==> flow/design.v <==
module data_syn(
    input logic clk_i,
    input logic rst_n_i,
    input logic data_i,
    output logic data_o
);
logic data_a, data_b;
assign data_o = data_b;
always_ff @(posedge clk_i or negedge rst_n_i)
begin
    if (!rst_n_i) begin
        data_a <= 1'b0;
        data_b <= 1'b0;
    end else begin
        data_a <= data_i;
        data_b <= data_a;
    end
end
endmodule
module edge2en(
    input logic clk_i,
    input logic rst_n_i,
    input logic data_i,
    output logic pos_edge_o,
    output logic neg_edge_o,
    output logic any_edge_o
);
logic data_a, data_b;
assign pos_edge_o = ~data_b & data_a;
assign neg_edge_o = ~data_a & data_b;
assign any_edge_o =  data_a ^ data_b;
always_ff @(posedge clk_i or negedge rst_n_i)
begin
    if (!rst_n_i) begin
        data_a <= 1'b0;
        data_b <= 1'b0;
    end else begin
        data_a <= data_i;
        data_b <= data_a;
    end
end
endmodule
module startup #(
    parameter int W = 32
) (
    input logic clk_i,
    input logic rst_n_i,
    input logic  [4:0] gate_sync_i,
    input logic [W-1:0] gate_shift_i,
    output logic [4:0] gate_en_o
);
logic  [4:0] gate_en;
logic [W-1:0] gate_cnt;
logic        gate_next;
logic        gate_done;
assign gate_en_o = gate_en;
edge2en gate_next_en(
    .clk_i(clk_i),
    .rst_n_i(rst_n_i),
    .data_i(gate_done & (gate_en == gate_sync_i)),
    .pos_edge_o(gate_next)
);
always_ff @(posedge clk_i or negedge rst_n_i)
begin
    if (!rst_n_i) begin
        gate_en   <= 5'b00000;
        gate_cnt  <= {W{1'b0}};
        gate_done <= 1'b0;
    end else begin
        gate_en   <= gate_next ? {gate_en[3:0], (gate_sync_i != 5'b01111)} : gate_en;
        gate_cnt  <= gate_next ? {W{1'b0}} : gate_cnt + 1'b1;
        gate_done <= gate_next ? 1'b0 : (gate_cnt == gate_shift_i) ? 1'b1 : gate_done;
    end
end
endmodule
module measure #(
    parameter int W = 32
) (
    input logic clk_i,
    input logic rst_n_i,
    input logic sig_clk_i,
    input logic        gate_en_i,
    input logic [W-1:0] gate_total_i,
    output logic        reg_wr_en_o,
    output logic [2*W-1:0] reg_wr_data_o,
    output logic gate_sync_o
);
logic sig_clk_s;
logic sig_clk_p;
logic gate_sync;
logic gate_sync_n;
logic        gate_en;
logic [W-1:0] gate_cnt;
logic [W-1:0] sig_clk_cnt;
logic [W-1:0] ref_clk_cnt;
logic        reg_wr_en;
logic [2*W-1:0] reg_wr_data;
assign reg_wr_en_o   = reg_wr_en;
assign reg_wr_data_o = reg_wr_data;
assign gate_sync_o = gate_sync;
data_syn sig_clk_syn(
    .clk_i(clk_i),
    .rst_n_i(rst_n_i),
    .data_i(sig_clk_i),
    .data_o(sig_clk_s)
);
edge2en sig_clk_en(
    .clk_i(clk_i),
    .rst_n_i(rst_n_i),
    .data_i(sig_clk_s),
    .pos_edge_o(sig_clk_p)
);
edge2en gate_sync_en(
    .clk_i(clk_i),
    .rst_n_i(rst_n_i),
    .data_i(gate_sync),
    .neg_edge_o(gate_sync_n)
);
always_ff @(posedge clk_i or negedge rst_n_i)
begin
    if (!rst_n_i) begin
        gate_en  <= 1'b0;
        gate_cnt <= {W{1'b0}};
        gate_sync <= 1'b0;
        sig_clk_cnt <= {W{1'b0}};
        ref_clk_cnt <= {W{1'b0}};
        reg_wr_en   <= 1'b0;
        reg_wr_data <= {(2*W){1'b0}};
    end else begin
        if (gate_sync) begin
            gate_en  <= (gate_cnt == gate_total_i) ? 1'b0 : gate_en;
            gate_cnt <= (gate_cnt == gate_total_i) ? {W{1'b0}} : gate_cnt + 1'b1;
            gate_sync <= (sig_clk_p & ~gate_en) ? 1'b0 : gate_sync;
            sig_clk_cnt <= sig_clk_p ? sig_clk_cnt + 1'b1 : sig_clk_cnt;
            ref_clk_cnt <= ref_clk_cnt + 1'b1;
        end else begin
            gate_en  <= gate_en_i;
            gate_cnt <= {W{1'b0}};
            gate_sync <= (sig_clk_p & gate_en) ? 1'b1 : gate_sync;
            sig_clk_cnt <= reg_wr_en ? {W{1'b0}} : sig_clk_cnt;
            ref_clk_cnt <= reg_wr_en ? {W{1'b0}} : ref_clk_cnt;
        end
        reg_wr_en   <= gate_sync_n;
        reg_wr_data <= gate_sync_n ? {ref_clk_cnt, sig_clk_cnt} : reg_wr_data;
    end
end
endmodule
`timescale 1ns / 1ps
module axi_dfm_v1_0(
    input logic s_axi_aclk,
    input logic s_axi_aresetn,
    input  logic [31:0] s_axi_awaddr,
    input  logic        s_axi_awvalid,
    output logic        s_axi_awready,
    input  logic [31:0] s_axi_wdata,
    input  logic        s_axi_wvalid,
    output logic        s_axi_wready,
    output logic s_axi_bvalid,
    input  logic s_axi_bready,
    input  logic [31:0] s_axi_araddr,
    input  logic        s_axi_arvalid,
    output logic        s_axi_arready,
    output logic [31:0] s_axi_rdata,
    output logic        s_axi_rvalid,
    input  logic        s_axi_rready,
    input  logic signal_in,
    output logic signal_done
);
localparam int W = 16;
logic [4:0] gate_en;
logic [4:0] gate_sync;
logic [W-1:0] gate_shift;
logic [W-1:0] gate_total;
logic     [4:0] raw_wr_en;
logic [2*W-1:0] raw_wr_data[5];
logic           reg_wr_en;
logic [2*W-1:0] reg_wr_data;
logic [2*W-1:0] reg_rd_data;
assign s_axi_awready = s_axi_aresetn && s_axi_awvalid && (!s_axi_bvalid || s_axi_bready);
assign s_axi_wready  = s_axi_aresetn && s_axi_wvalid  && (!s_axi_bvalid || s_axi_bready);
assign s_axi_arready = s_axi_aresetn && s_axi_arvalid && (!s_axi_rvalid || s_axi_rready);
assign signal_done = reg_wr_en;
always_ff @(posedge s_axi_aclk or negedge s_axi_aresetn)
begin
    if (!s_axi_aresetn) begin
        gate_shift <= {W{1'b0}};
        gate_total <= {W{1'b0}};
        reg_rd_data <= {(2*W){1'b0}};
        s_axi_bvalid <= 1'b0;
        s_axi_rvalid <= 1'b0;
        s_axi_rdata <= 32'h0000_0000;
    end else begin
        if (s_axi_awready) begin
            case (s_axi_awaddr[7:0])
                8'h00:
                    gate_shift <= s_axi_wdata[W-1:0];
                8'h04:
                    gate_total <= s_axi_wdata[W-1:0];
                default:
                    reg_rd_data <= reg_wr_data;
            endcase
        end
        if (s_axi_arready) begin
            case (s_axi_araddr[7:0])
                8'h00:
                    s_axi_rdata <= {{(32-W){1'b0}}, gate_shift};
                8'h04:
                    s_axi_rdata <= {{(32-W){1'b0}}, gate_total};
                8'h08:
                    s_axi_rdata <= {{(32-W){1'b0}}, reg_rd_data[W-1:0]};
                8'h0C:
                    s_axi_rdata <= {{(32-W){1'b0}}, reg_rd_data[2*W-1:W]};
                default:
                    s_axi_rdata <= 32'h0000_0000;
            endcase
        end
        s_axi_bvalid <= (s_axi_bvalid & ~s_axi_bready) | s_axi_awready;
        s_axi_rvalid <= (s_axi_rvalid & ~s_axi_rready) | s_axi_arready;
    end
end
startup #(.W(W)) startup(
    .clk_i(s_axi_aclk),
    .rst_n_i(s_axi_aresetn),
    .gate_sync_i(gate_sync),
    .gate_shift_i(gate_shift),
    .gate_en_o(gate_en)
);
genvar i;
generate
    for (i = 0; i < 5; i = i + 1) begin: measure_block
        measure #(.W(W)) measure(
            .clk_i(s_axi_aclk),
            .rst_n_i(s_axi_aresetn),
            .sig_clk_i(signal_in),
            .gate_en_i(gate_en[i]),
            .gate_total_i(gate_total),
            .reg_wr_en_o(raw_wr_en[i]),
            .reg_wr_data_o(raw_wr_data[i]),
            .gate_sync_o(gate_sync[i])
        );
    end
endgenerate
always_ff @(posedge s_axi_aclk or negedge s_axi_aresetn)
begin
    if (!s_axi_aresetn) begin
        reg_wr_en   <= 1'b0;
        reg_wr_data <= {(2*W){1'b0}};
    end else begin
        reg_wr_en <= raw_wr_en[0] | raw_wr_en[1] | raw_wr_en[2] | raw_wr_en[3] | raw_wr_en[4];
        case (raw_wr_en)
            5'b00001:
                reg_wr_data <= raw_wr_data[0];
            5'b00010:
                reg_wr_data <= raw_wr_data[1];
            5'b00100:
                reg_wr_data <= raw_wr_data[2];
            5'b01000:
                reg_wr_data <= raw_wr_data[3];
            5'b10000:
                reg_wr_data <= raw_wr_data[4];
            default:
                reg_wr_data <= reg_wr_data;
        endcase
    end
end
endmodule
Reports on axi_dfm_v1_0
What the tools print for axi_dfm_v1_0, step after step. Lines are those of the file above, counted from 1. Operators: Yosys type, input widths -> output width; for muxes data width and select width s. Cell names lack the library's common part. The mark -- stands for no value.

Design top: axi_dfm_v1_0. Clock input: s_axi_aclk. Library: sky130hd. Library corner: tt_025C_1v80.

Word level
Yosys after proc, flatten, opt, wreduce and memory -nomap, before mapping. Print and check cells are not counted. Equal cells are merged and count once.

The figure for add/sub/neg operators is 16. The entry for equal/unequal tests reads 27. Muxes and demuxes: 60. Bitwise operators: 41. Under reduce/logical cells stands 28.

Operators by type and width (count): $mux 16 (31); $add 16x1->16 const B (16); $pmux 32 s5 (1); $eq 16x16->1 (6); $pmux 16 s4 (1); $mux 1 (27); $and 1x1->1 (20); $ne 2x2->1 const B (8); $reduce_and 2->1 (8); $eq 8x3->1 const B (2); $eq 8x4->1 const B (2); $logic_not 8->1 (2); $not 1->1 (15); $reduce_bool 2->1 (6); $or 1x1->1 (6); $logic_and 1x1->1 (6); $eq 5x1->1 const B (1); $eq 5x2->1 const B (1); $eq 5x3->1 const B (1); $eq 5x4->1 const B (1); $ne 5x4->1 const B (1); $eq 5x5->1 (1); $eq 5x5->1 const B (1); $reduce_bool 5->1 (1); $ne 2x1->1 const B (2); $logic_or 1x1->1 (2); $logic_not 1->1 (2); $reduce_or 2->1 (1).

The figure for register bits is 584. Under input port bits stands 104. Output and inout bits: 38. The entry for cells after elaboration reads 234.

Logic depth
Yosys ltp: most cells in a row. Word level: on the elaborated netlist, between registers, memories and ports. Mapped: between sequential cells and ports; inverters and the memories' decode and read muxes count.

Depth after elaboration: 5. Under ABC_AREA stands 0. The entry for gate-level depth with buffers reads 8. Under gate-level depth less buffers stands 5.

Mapped cells and area
Yosys stat after the flow's synthesis: flattened, memories mapped to cells. It holds for the ABC_AREA given above (unset counts as 0); a run with the other value may have another netlist. Totals and module areas in this step are rounded.

Cells by type (count): dfrtp_1 (568); mux2_2 (187); xnor2_1 (121); o21ai_0 (169); nand2_1 (201); mux2i_1 (71); xor2_1 (71); nand4_1 (82); nor2_1 (133); and3_1 (75); nand3_1 (87); clkbuf_1 (114); inv_1 (96); mux4_2 (16); a21oi_1 (70); or3_1 (53); nor3_1 (60); nor4_1 (44).

Other cell types: 52; their cells: 279.

Mapped cells: 2497. The entry for synthesis area reads 0.02696 mm2. Flip-flop cells: 568.

The figures by module come from a second, unflattened synthesis with its own total; it is not the netlist above.

Under cells (unflattened synthesis) stands 2395. The entry for area total of the unflattened synthesis reads 0.0276 mm2.

Each row is one instance without its submodules.

By module: measure (W=16) (instances 5, cells 344, area 0.003875 mm2, sequential area 0.002077 mm2); axi_dfm_v1_0 (instances 1, cells 470, area 0.005802 mm2, sequential area 0.002878 mm2); startup (W=16) (instances 1, cells 118, area 0.00122 mm2, sequential area 0.0005505 mm2); edge2en (instances 11, cells 7, area 0.0000863 mm2, sequential area 0.00005 mm2); data_syn (instances 5, cells 2, area 0.00005 mm2, sequential area 0.00005 mm2).

Path before layout
Source: OpenSTA report_checks on the synthesized netlist (no wires, ideal clock, input and output delay 20% of the period each), path of least setup slack; recovery checks are left aside. Register names are those of the netlist, which keeps one name where synthesis merged equal registers.

Kind: input to output. From: input s_axi_rready. To: output s_axi_arready. The entry for period reads 5000 ps. For external output delay the number is 1000 ps. Arrival: 1777 ps. The figure for slack is 2223 ps. Delay of the path: 777 ps. The entry for stages reads 4. For period reached after synthesis the number is 2777 ps.

"delay of the path" is the arrival time less input delay plus setup time. A path that ends at an output port has no setup time. "stages": output pins that drive a net of the path, with the launching flip-flop's if there is one; two outputs of one cell count as two. "period reached after synthesis" = period - worst setup slack (recovery checks aside). The figure is calculated, with input and output delays left at 20% of the set period. Between the ends stands the longest chain of elaborated cells between them, by number of cells; it is not shown to be the way that was timed. Of several equally long chains one is given. A line is the first line of the expression or statement that the cell stems from. Yosys adds cells for indexed reads and writes and turns some case tables into memories.

Cell sequence: nand2b_1 > nand3_1 > clkbuf_1 > inv_1. Cells in the longest elaborated chain: 2. Under elaborated cells between the ends (all ways) stands 2. Classes of those cells: reduce/logical (2).

Ends and longest elaborated chain, after synthesis: start: declaration (RTL line 165) `input  logic        s_axi_rready,`; $logic_or 1x1->1 (RTL line 181) `assign s_axi_arready = s_axi_aresetn && s_axi_arvalid && (!s_axi_rvalid || s_axi_rready);`; $logic_and 1x1->1 (RTL line 181); end: declaration (RTL line 162) `output logic        s_axi_arready,`.

Timing after layout
From the final timing report of run 1: the path of least setup slack in the routed layout; clock arrival at registers is part of the times. The report prints the path's times to 10 ps; the period is as set.

Kind: input to output. From: input s_axi_bready. To: output s_axi_awready. The entry for period reads 5000 ps. For external output delay the number is 1000 ps. Arrival: 2500 ps. The figure for slack is 1500 ps. The entry for stages reads 5.

Between the ends stands the longest chain of elaborated cells between them, by number of cells; it is not shown to be the way that was timed. Of several equally long chains one is given.

Cell sequence: clkdlybuf4s50_1 > nand2b_1 > nand3_1 > inv_1 > clkdlybuf4s50_1. Cells in the longest elaborated chain: 2. Under elaborated cells between the ends (all ways) stands 2. Classes of those cells: reduce/logical (2).

Ends and longest elaborated chain, after layout: start: declaration (RTL line 159) `input  logic s_axi_bready,`; $logic_or 1x1->1 (RTL line 179) `assign s_axi_awready = s_axi_aresetn && s_axi_awvalid && (!s_axi_bvalid || s_axi_bready);`; $logic_and 1x1->1 (RTL line 179); end: declaration (RTL line 154) `output logic        s_axi_awready,`.

# Flow runs of axi_dfm_v1_0

axi_dfm_v1_0 through Yosys and OpenROAD on sky130hd: 4 stored runs, unordered, with their settings and measured results. The constraints put input and output delay at 20% of the set period each and load the outputs with 0.01 pF. "worst path time" means the part of the period allowed to the worst setup path (the constraints hold back 20% at inputs and 20% at outputs) less its slack; where the path has registers, the arrival times of their clocks count too. "worst path time" is given in steps of 10 ps. The results are shown rounded.

Files of run 1:
==> flow/run.sh <==
#!/bin/bash
# the make line also repeats the synthesis and layout settings of config.mk as NAME=value (left out here)
make -C /OpenROAD-flow-scripts/flow DESIGN_CONFIG=/design/flow/config.mk WORK_HOME=/design/flow/orfs CLKGATE_MAP_FILE= finish
==> flow/config.mk <==
export PLATFORM = sky130hd
export DESIGN_NAME = axi_dfm_v1_0
export DESIGN_NICKNAME = axi_dfm_v1_0
export VERILOG_FILES = /design/flow/design.v
export SDC_FILE = /design/flow/constraint.sdc
export NUM_CORES = 4
export LEC_CHECK = 0
export CAP_MARGIN = 0
export CORE_MARGIN = 2
export CORE_UTILIZATION = 39
export SLEW_MARGIN = 0
export TNS_END_PERCENT = 20
==> flow/constraint.sdc <==
create_clock -name core_clock -period 5.0 [get_ports {s_axi_aclk}]
set_input_delay 1.0000 -clock core_clock [delete_from_list [all_inputs] [get_ports {s_axi_aclk}]]
set_output_delay 1.0000 -clock core_clock [all_outputs]
set_load 0.01 [all_outputs]

Results of run 1. The post-synthesis cell area comes to 0.02696 mm2. The measured utilization is 44.4 %. The summed negative setup slack comes to 0 ps. The worst path time is 1500 ps. Class of the worst setup path: input to output. The die footprint is 0.07124 mm2. The worst slack on setup checks reads 1498 ps.

Files of run 2:
==> flow/run.sh <==
#!/bin/bash
# the make line also repeats the synthesis and layout settings of config.mk as NAME=value (left out here)
make -C /OpenROAD-flow-scripts/flow DESIGN_CONFIG=/design/flow/config.mk WORK_HOME=/design/flow/orfs CLKGATE_MAP_FILE= finish
==> flow/config.mk <==
export PLATFORM = sky130hd
export DESIGN_NAME = axi_dfm_v1_0
export DESIGN_NICKNAME = axi_dfm_v1_0
export VERILOG_FILES = /design/flow/design.v
export SDC_FILE = /design/flow/constraint.sdc
export NUM_CORES = 4
export LEC_CHECK = 0
export CAP_MARGIN = 0
export CORE_MARGIN = 2
export CORE_UTILIZATION = 40
export SLEW_MARGIN = 0
==> flow/constraint.sdc <==
create_clock -name core_clock -period 5.0 [get_ports {s_axi_aclk}]
set_input_delay 1.0000 -clock core_clock [delete_from_list [all_inputs] [get_ports {s_axi_aclk}]]
set_output_delay 1.0000 -clock core_clock [all_outputs]
set_load 0.01 [all_outputs]

Results of run 2. The post-synthesis cell area comes to 0.02696 mm2. The measured utilization is 45.2 %. The summed negative setup slack comes to 0 ps. The worst path time is 1530 ps. Class of the worst setup path: input to output. The die footprint is 0.06949 mm2. The worst slack on setup checks reads 1470 ps.

Files of run 3:
==> flow/run.sh <==
#!/bin/bash
# the make line also repeats the synthesis and layout settings of config.mk as NAME=value (left out here)
make -C /OpenROAD-flow-scripts/flow DESIGN_CONFIG=/design/flow/config.mk WORK_HOME=/design/flow/orfs CLKGATE_MAP_FILE= finish
==> flow/config.mk <==
export PLATFORM = sky130hd
export DESIGN_NAME = axi_dfm_v1_0
export DESIGN_NICKNAME = axi_dfm_v1_0
export VERILOG_FILES = /design/flow/design.v
export SDC_FILE = /design/flow/constraint.sdc
export NUM_CORES = 4
export LEC_CHECK = 0
export CAP_MARGIN = 0
export CORE_MARGIN = 8
export CORE_UTILIZATION = 39
export GPL_ROUTABILITY_DRIVEN = 0
export SLEW_MARGIN = 0
export TNS_END_PERCENT = 100
==> flow/constraint.sdc <==
create_clock -name core_clock -period 3.45 [get_ports {s_axi_aclk}]
set_input_delay 0.6900 -clock core_clock [delete_from_list [all_inputs] [get_ports {s_axi_aclk}]]
set_output_delay 0.6900 -clock core_clock [all_outputs]
set_load 0.01 [all_outputs]

Results of run 3. The post-synthesis cell area comes to 0.02696 mm2. The measured utilization is 45.0 %. The summed negative setup slack comes to 0 ps. The worst path time is 1820 ps. Class of the worst setup path: input to output. The die footprint is 0.07779 mm2. The worst slack on setup checks reads 253 ps.

Files of run 4:
==> flow/run.sh <==
#!/bin/bash
# the make line also repeats the synthesis and layout settings of config.mk as NAME=value (left out here)
make -C /OpenROAD-flow-scripts/flow DESIGN_CONFIG=/design/flow/config.mk WORK_HOME=/design/flow/orfs CLKGATE_MAP_FILE= finish
==> flow/config.mk <==
export PLATFORM = sky130hd
export DESIGN_NAME = axi_dfm_v1_0
export DESIGN_NICKNAME = axi_dfm_v1_0
export VERILOG_FILES = /design/flow/design.v
export SDC_FILE = /design/flow/constraint.sdc
export NUM_CORES = 4
export LEC_CHECK = 0
export ABC_AREA = 1
export CAP_MARGIN = 20
export CELL_PAD_IN_SITES_DETAIL_PLACEMENT = 1
export CELL_PAD_IN_SITES_GLOBAL_PLACEMENT = 3
export CORE_ASPECT_RATIO = 1.27
export CORE_MARGIN = 2
export CORE_UTILIZATION = 53
export CTS_CLUSTER_DIAMETER = 28
export CTS_CLUSTER_SIZE = 59
export GPL_TIMING_DRIVEN = 0
export MIN_ROUTING_LAYER = met2
export PLACE_DENSITY_LB_ADDON = 0.05
export SETUP_SLACK_MARGIN = 0.89
export SLEW_MARGIN = 20
==> flow/constraint.sdc <==
create_clock -name core_clock -period 4.61 [get_ports {s_axi_aclk}]
set_input_delay 0.9220 -clock core_clock [delete_from_list [all_inputs] [get_ports {s_axi_aclk}]]
set_output_delay 0.9220 -clock core_clock [all_outputs]
set_load 0.01 [all_outputs]

Outcome of run 4: no final report: placement broke off with FLW-0024.
